==> flow/design.v <==
module values (
    input logic       clk,
    input logic       rst_n,       
    input logic       newframe,   
    input logic [5:0] pixel,       
    input logic [63:0] seed,       
    output logic [7:0] read_data,
    output logic [63:0] debug_grid  
);
    logic [63:0] current_state;
    logic [63:0] next_state;
    logic [31:0] frame_counter;    
    logic update_frame;            
    always_ff @(posedge clk) begin
        if (!rst_n) begin
            current_state <= seed;   
        end else if (newframe) begin
            current_state <= next_state;
        end
    end
    assign debug_grid = current_state;
always_comb begin 
    integer x_offset, y_offset;
    logic [5:0] neighbor_count[64];
    next_state = 64'b0;
    if (newframe) begin
        int neighbor_counter;
        logic [2:0] row;
        logic [2:0] col;
        logic is_alive;
        logic becomes_alive;
        for (int i = 0; i < 64; i++) begin
            neighbor_counter = 0;
            row = i / 8;  
            col = i % 8;   
            for (x_offset = -1; x_offset <= 1; x_offset = x_offset + 1) begin
                for (y_offset = -1; y_offset <= 1; y_offset = y_offset + 1) begin
                    if (!(x_offset == 0 && y_offset == 0)) begin
                        logic [5:0] neighbor_index;
                        logic [2:0] new_row, new_col;
                        if ((row + x_offset >= 0) && (row + x_offset < 8) &&
                            (col + y_offset >= 0) && (col + y_offset < 8)) begin
                            new_row = row + x_offset;
                            new_col = col + y_offset;
                            neighbor_index = new_row * 8 + new_col;
                            if (current_state[neighbor_index]) begin
                                neighbor_counter = neighbor_counter + 1;
                            end
                        end
                        else begin
                            neighbor_index =0;
                            new_row = 0;
                            new_col = 0;
                        end
                    end
                end
            end
            is_alive = current_state[i];
            becomes_alive = (is_alive && (neighbor_counter == 2 || neighbor_counter == 3)) ||
                (!is_alive && (neighbor_counter == 3));
            next_state[i] = becomes_alive;
        end
    end
    else begin
        next_state = current_state;  
        x_offset = 0;
        y_offset = 0;
    end
end
always_comb begin
    if (current_state[pixel]) begin
        read_data = 8'hFF;  
    end else begin
        read_data = 8'h00;  
    end
end
endmodule
module ws2812b(
    input logic clk, 
    input logic rst_n,
    input logic serial_in, 
    input logic transmit, 
    output logic ws2812b_out, 
    output logic shift
);
    localparam IDLE = 1'b0;  
    localparam TRANSMITTING = 1'b1;
    localparam T0_CYCLE_COUNT = 4'd5;
    localparam T1_CYCLE_COUNT = 4'd10;
    localparam MAX_CYCLE_COUNT = 4'd15;
    logic state;
    logic [3:0] cycle_count;
    logic bit_being_sent;
    always_ff @(posedge clk) begin
        if (!rst_n) begin
            state <= IDLE;
            cycle_count <= 4'd0;
            bit_being_sent <= 1'b0;
        end else
        unique case (state)
            IDLE:
                if (transmit == 1'b1) begin
                    state <= TRANSMITTING;  
                    cycle_count <= 4'd0;  
                    bit_being_sent <= serial_in;
                end
            TRANSMITTING:  
                if (transmit == 1'b0) begin
                    state <= IDLE;  
                end
                else if (cycle_count == MAX_CYCLE_COUNT - 1) begin  
                    cycle_count <= 4'd0;
                    bit_being_sent <= serial_in;
                end
                else begin
                    cycle_count <= cycle_count + 1;
                end
        endcase
    end
    always_comb begin
        if (state == TRANSMITTING)
            if (bit_being_sent == 1'b0)  
                ws2812b_out = (cycle_count < T0_CYCLE_COUNT);  
            else
                ws2812b_out = (cycle_count < T1_CYCLE_COUNT);  
        else
            ws2812b_out = 1'b0;  
    end
    assign shift = (state == TRANSMITTING) && (cycle_count == 4'd0);  
endmodule
module controller (
    input logic clk, 
    input logic rst_n,
    output logic load_sreg, 
    output logic transmit_pixel, 
    output logic [5:0] pixel, 
    output logic newframe
);
    localparam TRANSMIT_FRAME       = 1'b0;
    localparam IDLE                 = 1'b1;
    localparam [2:0] READ_CH_VALS   = 3'b001;
    localparam [2:0] LOAD_SREG      = 3'b010;
    localparam [2:0] TRANSMIT_PIXEL = 3'b100;
    localparam [8:0] TRANSMIT_CYCLES    = 9'd360;        
    localparam [19:0] IDLE_CYCLES       = 20'd3600;      
    logic state;
    logic next_state;
    logic [2:0] transmit_phase;
    logic [2:0] next_transmit_phase;
    logic [5:0] pixel_counter;
    logic [5:0] frame_counter;  
    logic [8:0] transmit_counter;
    logic [19:0] idle_counter;
    logic transmit_pixel_done;
    logic idle_done;
    assign transmit_pixel_done = (transmit_counter == TRANSMIT_CYCLES - 1);
    assign idle_done = (idle_counter == IDLE_CYCLES - 1);
    always_ff @(posedge clk) begin
        if (!rst_n) begin
            state <= TRANSMIT_FRAME;
            transmit_phase <= READ_CH_VALS;
        end else begin
            state <= next_state;
            transmit_phase <= next_transmit_phase;
        end
    end
    always_comb begin
        next_state = 1'bx;
        unique case (state)
            TRANSMIT_FRAME:
                if ((pixel_counter == 6'd0) && (transmit_pixel_done))
                    next_state = IDLE;
                else
                    next_state = TRANSMIT_FRAME;
            IDLE:
                if (idle_done)
                    next_state = TRANSMIT_FRAME;
                else
                    next_state = IDLE;
        endcase
    end
    always_comb begin
        next_transmit_phase = READ_CH_VALS;
        if (state == TRANSMIT_FRAME) begin
            case (transmit_phase)
                READ_CH_VALS:
                    next_transmit_phase = LOAD_SREG;
                LOAD_SREG:
                    next_transmit_phase = TRANSMIT_PIXEL;
                TRANSMIT_PIXEL:
                    next_transmit_phase = transmit_pixel_done ? READ_CH_VALS : TRANSMIT_PIXEL;
            endcase
        end
    end
    always_ff @(posedge clk) begin
        if (!rst_n) begin
            pixel_counter <= 6'd63;
        end else if ((state == TRANSMIT_FRAME) && transmit_pixel_done) begin
            pixel_counter <= pixel_counter - 1;
        end
    end
    always_ff @(posedge clk) begin
        if (!rst_n) begin
            newframe <= 1'b0;
            frame_counter <= 6'd0;
        end else if (idle_done) begin
            if (frame_counter == 6'd1) begin
                newframe <= 1'b1;
                frame_counter <= 6'd0;
            end else begin
                newframe <= 1'b0;
                frame_counter <= frame_counter + 6'd1;
            end
        end else begin
            newframe <= 1'b0;
        end
    end
    always_ff @(posedge clk) begin
        if (!rst_n) begin
            transmit_counter <= 9'd0;
        end else if (transmit_phase == TRANSMIT_PIXEL) begin
            transmit_counter <= transmit_counter + 1;
        end
        else begin
            transmit_counter <= 9'd0;
        end
    end
    always_ff @(posedge clk) begin
        if (!rst_n) begin
            idle_counter <= 20'd0;
        end else if (state == IDLE) begin
            idle_counter <= idle_counter + 1;
        end
        else begin
            idle_counter <= 20'd0;
        end
    end
    assign pixel = pixel_counter;
    assign load_sreg = (transmit_phase == LOAD_SREG);
    assign transmit_pixel = (transmit_phase == TRANSMIT_PIXEL);
endmodule
module top(
    input logic     clk, 
    input logic     SW, 
    input logic     BOOT, 
    input logic [63:0] seed,
    output logic    _48b, 
    output logic    _45a
);
    logic [7:0] read_data;
    logic [5:0] pixel;
    logic newframe; 
    logic [23:0] shift_reg;  
    logic load_sreg;
    logic transmit_pixel;
    logic shift; 
    logic ws2812b_out;
    logic [63:0] pixel_control;
    logic [63:0] next_pixel_control;  
    logic [5:0] pixel_index;  
    logic [1:0] flipper;  
    values u1 (
        .clk         (clk), 
        .rst_n       (SW),  
        .newframe    (newframe), 
        .pixel        (pixel),
        .seed        (seed),
        .read_data     (read_data),
        .debug_grid  ()
    );
    ws2812b u4 (  
        .clk            (clk), 
        .rst_n          (SW),
        .serial_in      (shift_reg[23]),  
        .transmit       (transmit_pixel),  
        .ws2812b_out    (ws2812b_out), 
        .shift          (shift)
    );
    controller u5 (
        .clk            (clk), 
        .rst_n          (SW),
        .load_sreg      (load_sreg), 
        .transmit_pixel (transmit_pixel), 
        .pixel          (pixel),  
        .newframe          (newframe)  
    );
    always_ff @(posedge clk) begin
        if (!SW) begin
            flipper = 2'b00;
            shift_reg <= 24'd0;
        end else begin
        if(newframe) begin
            flipper = flipper + 1;
            if (flipper == 2'b11) begin
                flipper = 2'b00;
            end
        end
        if (load_sreg) begin  
            unique case (flipper)
                2'b00:
                    shift_reg <= { read_data, 16'd0 };
                2'b01:
                    shift_reg <= { 8'd0, read_data, 8'd0 };
                2'b10:
                    shift_reg <= { 16'd0, read_data };
                2'b11:  
                    shift_reg <= { 16'd0, read_data };
            endcase
        end
        else if (shift) begin
            shift_reg <= { shift_reg[22:0], 1'b0 }; 
        end
        end
    end
    assign _48b = ws2812b_out;  
    assign _45a = ~ws2812b_out;  
endmodule
# --- Tool chain data of top ---
# What the tools print for top, step after step.
# Line numbers count from 1 in the design file above.
# Cell names lack the library's common part.
design:
  top_module: "top"
  clk_port: "clk"
  lib: "sky130hd"
  corner: "tt_025C_1v80"

# --- Word level ---
# Yosys after proc, flatten, opt, wreduce and memory -nomap, before mapping. Memory bits, and registers merged into a memory's read port (data or address), are not among the register bits. Print and check cells are not counted. Equal cells are merged and count once.
word_totals:
  wordCells: 1732
  register_bits: 142
  out_inout_bits: 2
op_classes:
  n_eq: 143
  bitwise: 4
  n_shift: 1
  n_cmp: 2
  reduce_and_logical: 334
  n_mux: 870
  n_addsub: 365
ops:
  columns: ["operator", "count"]
  rows:
  - ["two-way mux 32 bit", 794]
  - ["adder 32 x 2 -> 32 bit with constant B", 359]
  - ["equality test 32 x 3 -> 1 bit with constant B", 128]
  - ["logical AND 1 bit", 131]
  - ["logical OR 1 bit", 128]
  - ["two-way mux 64 bit", 2]
  - ["parallel mux 24 bit (select 3 bit)", 1]
  - ["zero test 1 bit", 64]
  - ["variable part select 64 x 6 -> 1 bit", 1]
  - ["two-way mux 1 bit", 58]
  - ["two-way mux 24 bit", 2]
  - ["adder 20 x 1 -> 20 bit with constant B", 1]
  - ["equality test 20 x 12 -> 1 bit with constant B", 1]
  - ["two-way mux 4 bit", 3]
  - ["adder 9 x 1 -> 9 bit with constant B", 1]
  - ["equality test 9 bit with constant B", 1]
  - ["parallel mux 3 bit (select 3 bit)", 1]
  - ["AND reduction 2 bit", 4]
  - ["parallel mux 4 bit (select 2 bit)", 1]
  - ["two-way mux 8 bit", 1]
  - ["inequality test 2 x 1 -> 1 bit with constant B", 3]
  - ["equality test 2 bit with constant B", 3]
  - ["adder 6 x 1 -> 6 bit with constant B", 1]
  - ["subtractor 6 x 1 -> 6 bit with constant B", 1]
  - ["equality test 6 x 1 -> 1 bit with constant B", 1]
  - ["zero test 6 bit", 1]
  - ["two-way mux 6 bit", 1]
  - ["two-way mux 2 bit", 3]
# Not listed: further kinds 18, cells in them 23.

# --- Depth ---
# Longest topological path by Yosys (ltp), each cell counted once; first at word level (registers and memories cut), then after technology mapping (sequential cells cut; the memories' decode and read muxes count).
depth:
  depth_word: 29
  ABC_AREA: 0
  mapped_depth: 24
  depth_no_buf: 23

# --- Synthesis result ---
# Yosys stat after the flow's synthesis: flattened, memories mapped to cells. It holds for the ABC_AREA given above (unset counts as 0); a run with the other value may have another netlist.
# The area totals of this step are shown rounded.
types:
  columns: ["type", "count", "type_area_um2"]
  rows:
  - ["ha_1", 348, 4.35E+03]
  - ["xnor2_1", 264, 2.31E+03]
  - ["edfxtp_1", 64, 1.92E+03]
  - ["xor2_1", 181, 1585.27]
  - ["dfxtp_1", 78, 1.56E+03]
  - ["nand2_1", 408, 1.53E+03]
  - ["nand3_1", 163, 815.782]
  - ["nor2_1", 215, 807.024]
  - ["o21ai_0", 160, 800.768]
  - ["a21oi_1", 154, 770.739]
  - ["mux2_2", 67, 754.474]
  - ["xnor2_2", 41, 666.89]
  - ["inv_1", 177, 664.387]
  - ["mux2i_1", 62, 620.595]
  - ["a31oi_1", 80, 500.48]
  - ["xnor3_1", 18, 405.389]
  - ["mux4_2", 14, 315.302]
  - ["nor3_1", 62, 310.298]
# Other cell types: 81; their cells: 791.
synth_totals:
  seqArea_um2: 3480
  synth_area_um2: 26500
  stdcells: 3347
  ff_cells: 142
  buf_cells: 180
# By module: a second synthesis without flattening, with its own total; a netlist apart from the flattened one above.
hier_totals:
  hier_cells: 3331
  hier_area_um2: 26800
# Each row is one instance without its submodules.
modules:
  columns: ["mod", "mod_seq_area_um2", "n_cells", "area_um2", "instances"]
  rows:
  - ["values", 1920, 2950, 23200, 1]
  - ["controller", 921, 236, 2090, 1]
  - ["top", 520, 105, 1080, 1]
  - ["ws2812b", 120, 40, 349, 1]

# --- Timing after synthesis ---
# Path of least setup slack by OpenSTA after synthesis, without wires, with an ideal clock, recovery checks aside; 20% of the period is set as input and as output delay. Where synthesis merged equal registers, the netlist keeps one of their names.
synth_timing:
  path_kind: "flip-flop to flip-flop"
  start: "register u1.current_state[41]"
  end: "register u1.current_state[49]"
  delay_ns: 4.819
  t_arrival_ns: 4.670
  path_buffers: 2
  required_ns: 9.851
  path_stages: 24
  tclk_ns: 10.0
  launch_ns: 0.000
  setup_ns: 0.149
  slack_ns: 5.181
  synth_period_reached_ns: 4.819
# "delay_ns" is the arrival time less input delay plus setup time.
# "path_stages": output pins that drive a net of the path, with the launching flip-flop's if there is one; two outputs of one cell count as two.
# "synth_period_reached_ns" = period - worst setup slack (recovery checks aside). The figure is calculated, with input and output delays left at 20% of the set period.
# The rows between start and end are the longest chain of elaborated cells between them; the timing report does not say that the signal goes this way. Where chains are equally long, one stands for them.
# A line is the first line of the expression or statement that the cell stems from. Yosys adds cells for indexed reads and writes and turns some case tables into memories.
synth_via:
  cell_sequence: "edfxtp_1 -> clkbuf_1 -> inv_1 -> ha_1 -> buf_4 -> xor2_4 -> ha_1 -> nand2_1 -> o31ai_1 -> ha_1 -> nand2b_1 -> nand2_1 -> inv_1 -> ha_1 -> a22o_1 -> ha_1 -> mux2i_1 -> inv_1 -> ha_1 -> nand2_1 -> a221o_1 -> o31a_1 -> a2111oi_2 -> a2bb2oi_1"
  elab_chain_cells: 26
  cone_cells: 28
synth_lines:
  columns: ["element", "line_no", "source"]
  rows:
  - ["start, declared", 10, "logic [63:0] current_state;"]
  - ["start, assigned", 16, "current_state <= seed;"]
  - ["start, assigned", 18, "current_state <= next_state;"]
  - ["two-way mux 32 bit", 46, "if (current_state[neighbor_index]) begin"]
  - ["two-way mux 32 bit", 26, "if (newframe) begin"]
  - ["adder 32 x 2 -> 32 bit", 47, "neighbor_counter = neighbor_counter + 1;"]
  - ["two-way mux 32 bit", 46, null]
  - ["two-way mux 32 bit", 26, null]
  - ["adder 32 x 2 -> 32 bit", 47, null]
  - ["two-way mux 32 bit", 46, null]
  - ["[... 12 more ...]", null, null]
  - ["two-way mux 32 bit", 26, null]
  - ["equality test 32 x 3 -> 1 bit", 59, "becomes_alive = (is_alive && (neighbor_counter == 2 || neighbor_counter == 3)) ||"]
  - ["logical OR 1 bit", 59, null]
  - ["logical AND 1 bit", 59, null]
  - ["logical OR 1 bit", 59, null]
  - ["two-way mux 64 bit", 17, "end else if (newframe) begin"]
  - ["two-way mux 64 bit", 15, "if (!rst_n) begin"]
  - ["end, assigned", 16, null]
  - ["end, assigned", 18, null]
  - ["end, declared", 10, null]

# --- Worst path after layout ---
# From the final timing report of run 2: the path of least setup slack in the routed layout; clock arrival at registers is part of the times.
layout_timing:
  path_kind: "flip-flop to flip-flop"
  start: "register u1.current_state[40]"
  end: "register u1.current_state[49]"
  setup_ns: 0.14
  launch_ns: 0.51
  path_stages: 23
  slack_ns: 1.06
  t_arrival_ns: 5.33
  path_buffers: 1
  tclk_ns: 6.04
  required_ns: 6.40
# The rows between start and end are the longest chain of elaborated cells between them; the timing report does not say that the signal goes this way. Where chains are equally long, one stands for them.
layout_via:
  cell_sequence: "edfxtp_1 -> buf_6 -> clkinv_4 -> ha_4 -> xor2_4 -> ha_1 -> nand2_1 -> o31ai_1 -> ha_1 -> nand2b_1 -> nand2_1 -> inv_1 -> ha_1 -> a22o_1 -> ha_1 -> mux2i_2 -> inv_1 -> ha_1 -> nand2_1 -> a221o_1 -> o31a_1 -> a2111oi_2 -> a2bb2oi_1"
  elab_chain_cells: 29
  cone_cells: 31
layout_lines:
  columns: ["element", "line_no", "source"]
  rows:
  - ["start, declared", 10, "logic [63:0] current_state;"]
  - ["start, assigned", 16, "current_state <= seed;"]
  - ["start, assigned", 18, "current_state <= next_state;"]
  - ["two-way mux 1 bit", 46, "if (current_state[neighbor_index]) begin"]
  - ["two-way mux 32 bit", 26, "if (newframe) begin"]
  - ["adder 32 x 2 -> 32 bit", 47, "neighbor_counter = neighbor_counter + 1;"]
  - ["two-way mux 32 bit", 46, null]
  - ["two-way mux 32 bit", 26, null]
  - ["adder 32 x 2 -> 32 bit", 47, null]
  - ["two-way mux 32 bit", 46, null]
  - ["[... 15 more ...]", null, null]
  - ["two-way mux 32 bit", 26, null]
  - ["equality test 32 x 3 -> 1 bit", 59, "becomes_alive = (is_alive && (neighbor_counter == 2 || neighbor_counter == 3)) ||"]
  - ["logical OR 1 bit", 59, null]
  - ["logical AND 1 bit", 59, null]
  - ["logical OR 1 bit", 59, null]
  - ["two-way mux 64 bit", 17, "end else if (newframe) begin"]
  - ["two-way mux 64 bit", 15, "if (!rst_n) begin"]
  - ["end, assigned", 16, null]
  - ["end, assigned", 18, null]
  - ["end, declared", 10, null]

# Top module top; platform sky130hd; tools Yosys and OpenROAD; 4 stored runs in no particular order. Input and output delays are each 20% of the period that was set; the output load is 0.01 pF.
# The results are shown rounded.
runs:
  - name: "run 1"
    settings:
      ABC_AREA: 1
      CELL_PAD_IN_SITES_DETAIL_PLACEMENT: 1
      CELL_PAD_IN_SITES_GLOBAL_PLACEMENT: 3
      CORE_MARGIN: 2
      CORE_UTILIZATION: 40
      CTS_CLUSTER_DIAMETER: 191
      CTS_CLUSTER_SIZE: 67
      GPL_ROUTABILITY_DRIVEN: 1
      GPL_TIMING_DRIVEN: 0
      HOLD_SLACK_MARGIN: 0.21
      MAX_ROUTING_LAYER: "met5"
      PLACE_DENSITY_LB_ADDON: 0.28
      SETUP_SLACK_MARGIN: -0.32
      SLEW_MARGIN: 15
      TNS_END_PERCENT: 45
      period_ns: 10.0
      CAP_MARGIN: 20
    outcome: "stopped before the end: placement reported FLW-0024"
  - name: "run 2"
    settings:
      CELL_PAD_IN_SITES_DETAIL_PLACEMENT: 1
      CORE_ASPECT_RATIO: 1.56
      CORE_MARGIN: 6
      CORE_UTILIZATION: 15
      CTS_CLUSTER_DIAMETER: 30
      CTS_CLUSTER_SIZE: 29
      GPL_ROUTABILITY_DRIVEN: 1
      GPL_TIMING_DRIVEN: 1
      HOLD_SLACK_MARGIN: 0.08
      MAX_ROUTING_LAYER: "met4"
      MIN_ROUTING_LAYER: "met1"
      SETUP_SLACK_MARGIN: 0.98
      SLEW_MARGIN: 0
      period_ns: 6.04
      CAP_MARGIN: 20
    results:
      worst_hold_slack_ns: 0.426
      finish.utilization_frac: 0.175
      setup_ws_ns: 1.06
      timing.setup.tns_ns: 0.000
      die_area_um2: 187000
      post_synth_area_um2: 26500
  - name: "run 3"
    settings:
      CELL_PAD_IN_SITES_DETAIL_PLACEMENT: 1
      CORE_UTILIZATION: 31
      CTS_CLUSTER_SIZE: 77
      GPL_ROUTABILITY_DRIVEN: 1
      HOLD_SLACK_MARGIN: 0.09
      MIN_ROUTING_LAYER: "met1"
      PLACE_DENSITY_LB_ADDON: 0.2
      SETUP_SLACK_MARGIN: 1.64
      TNS_END_PERCENT: 85
      period_ns: 7.18
      CAP_MARGIN: 20
      CORE_MARGIN: 2
      SLEW_MARGIN: 20
    results:
      worst_hold_slack_ns: 0.413
      die_area_um2: 87700
      setup_ws_ns: 1.95
      post_synth_area_um2: 26500
      finish.utilization_frac: 0.34
      timing.setup.tns_ns: 0.000
  - name: "run 4"
    settings:
      CORE_UTILIZATION: 51
      period_ns: 5.96
      CAP_MARGIN: 20
      CORE_MARGIN: 2
      SLEW_MARGIN: 20
    results:
      finish.utilization_frac: 0.549
      timing.setup.tns_ns: 0.000
      worst_hold_slack_ns: 0.417
      post_synth_area_um2: 26500
      die_area_um2: 53700
      setup_ws_ns: 0.694
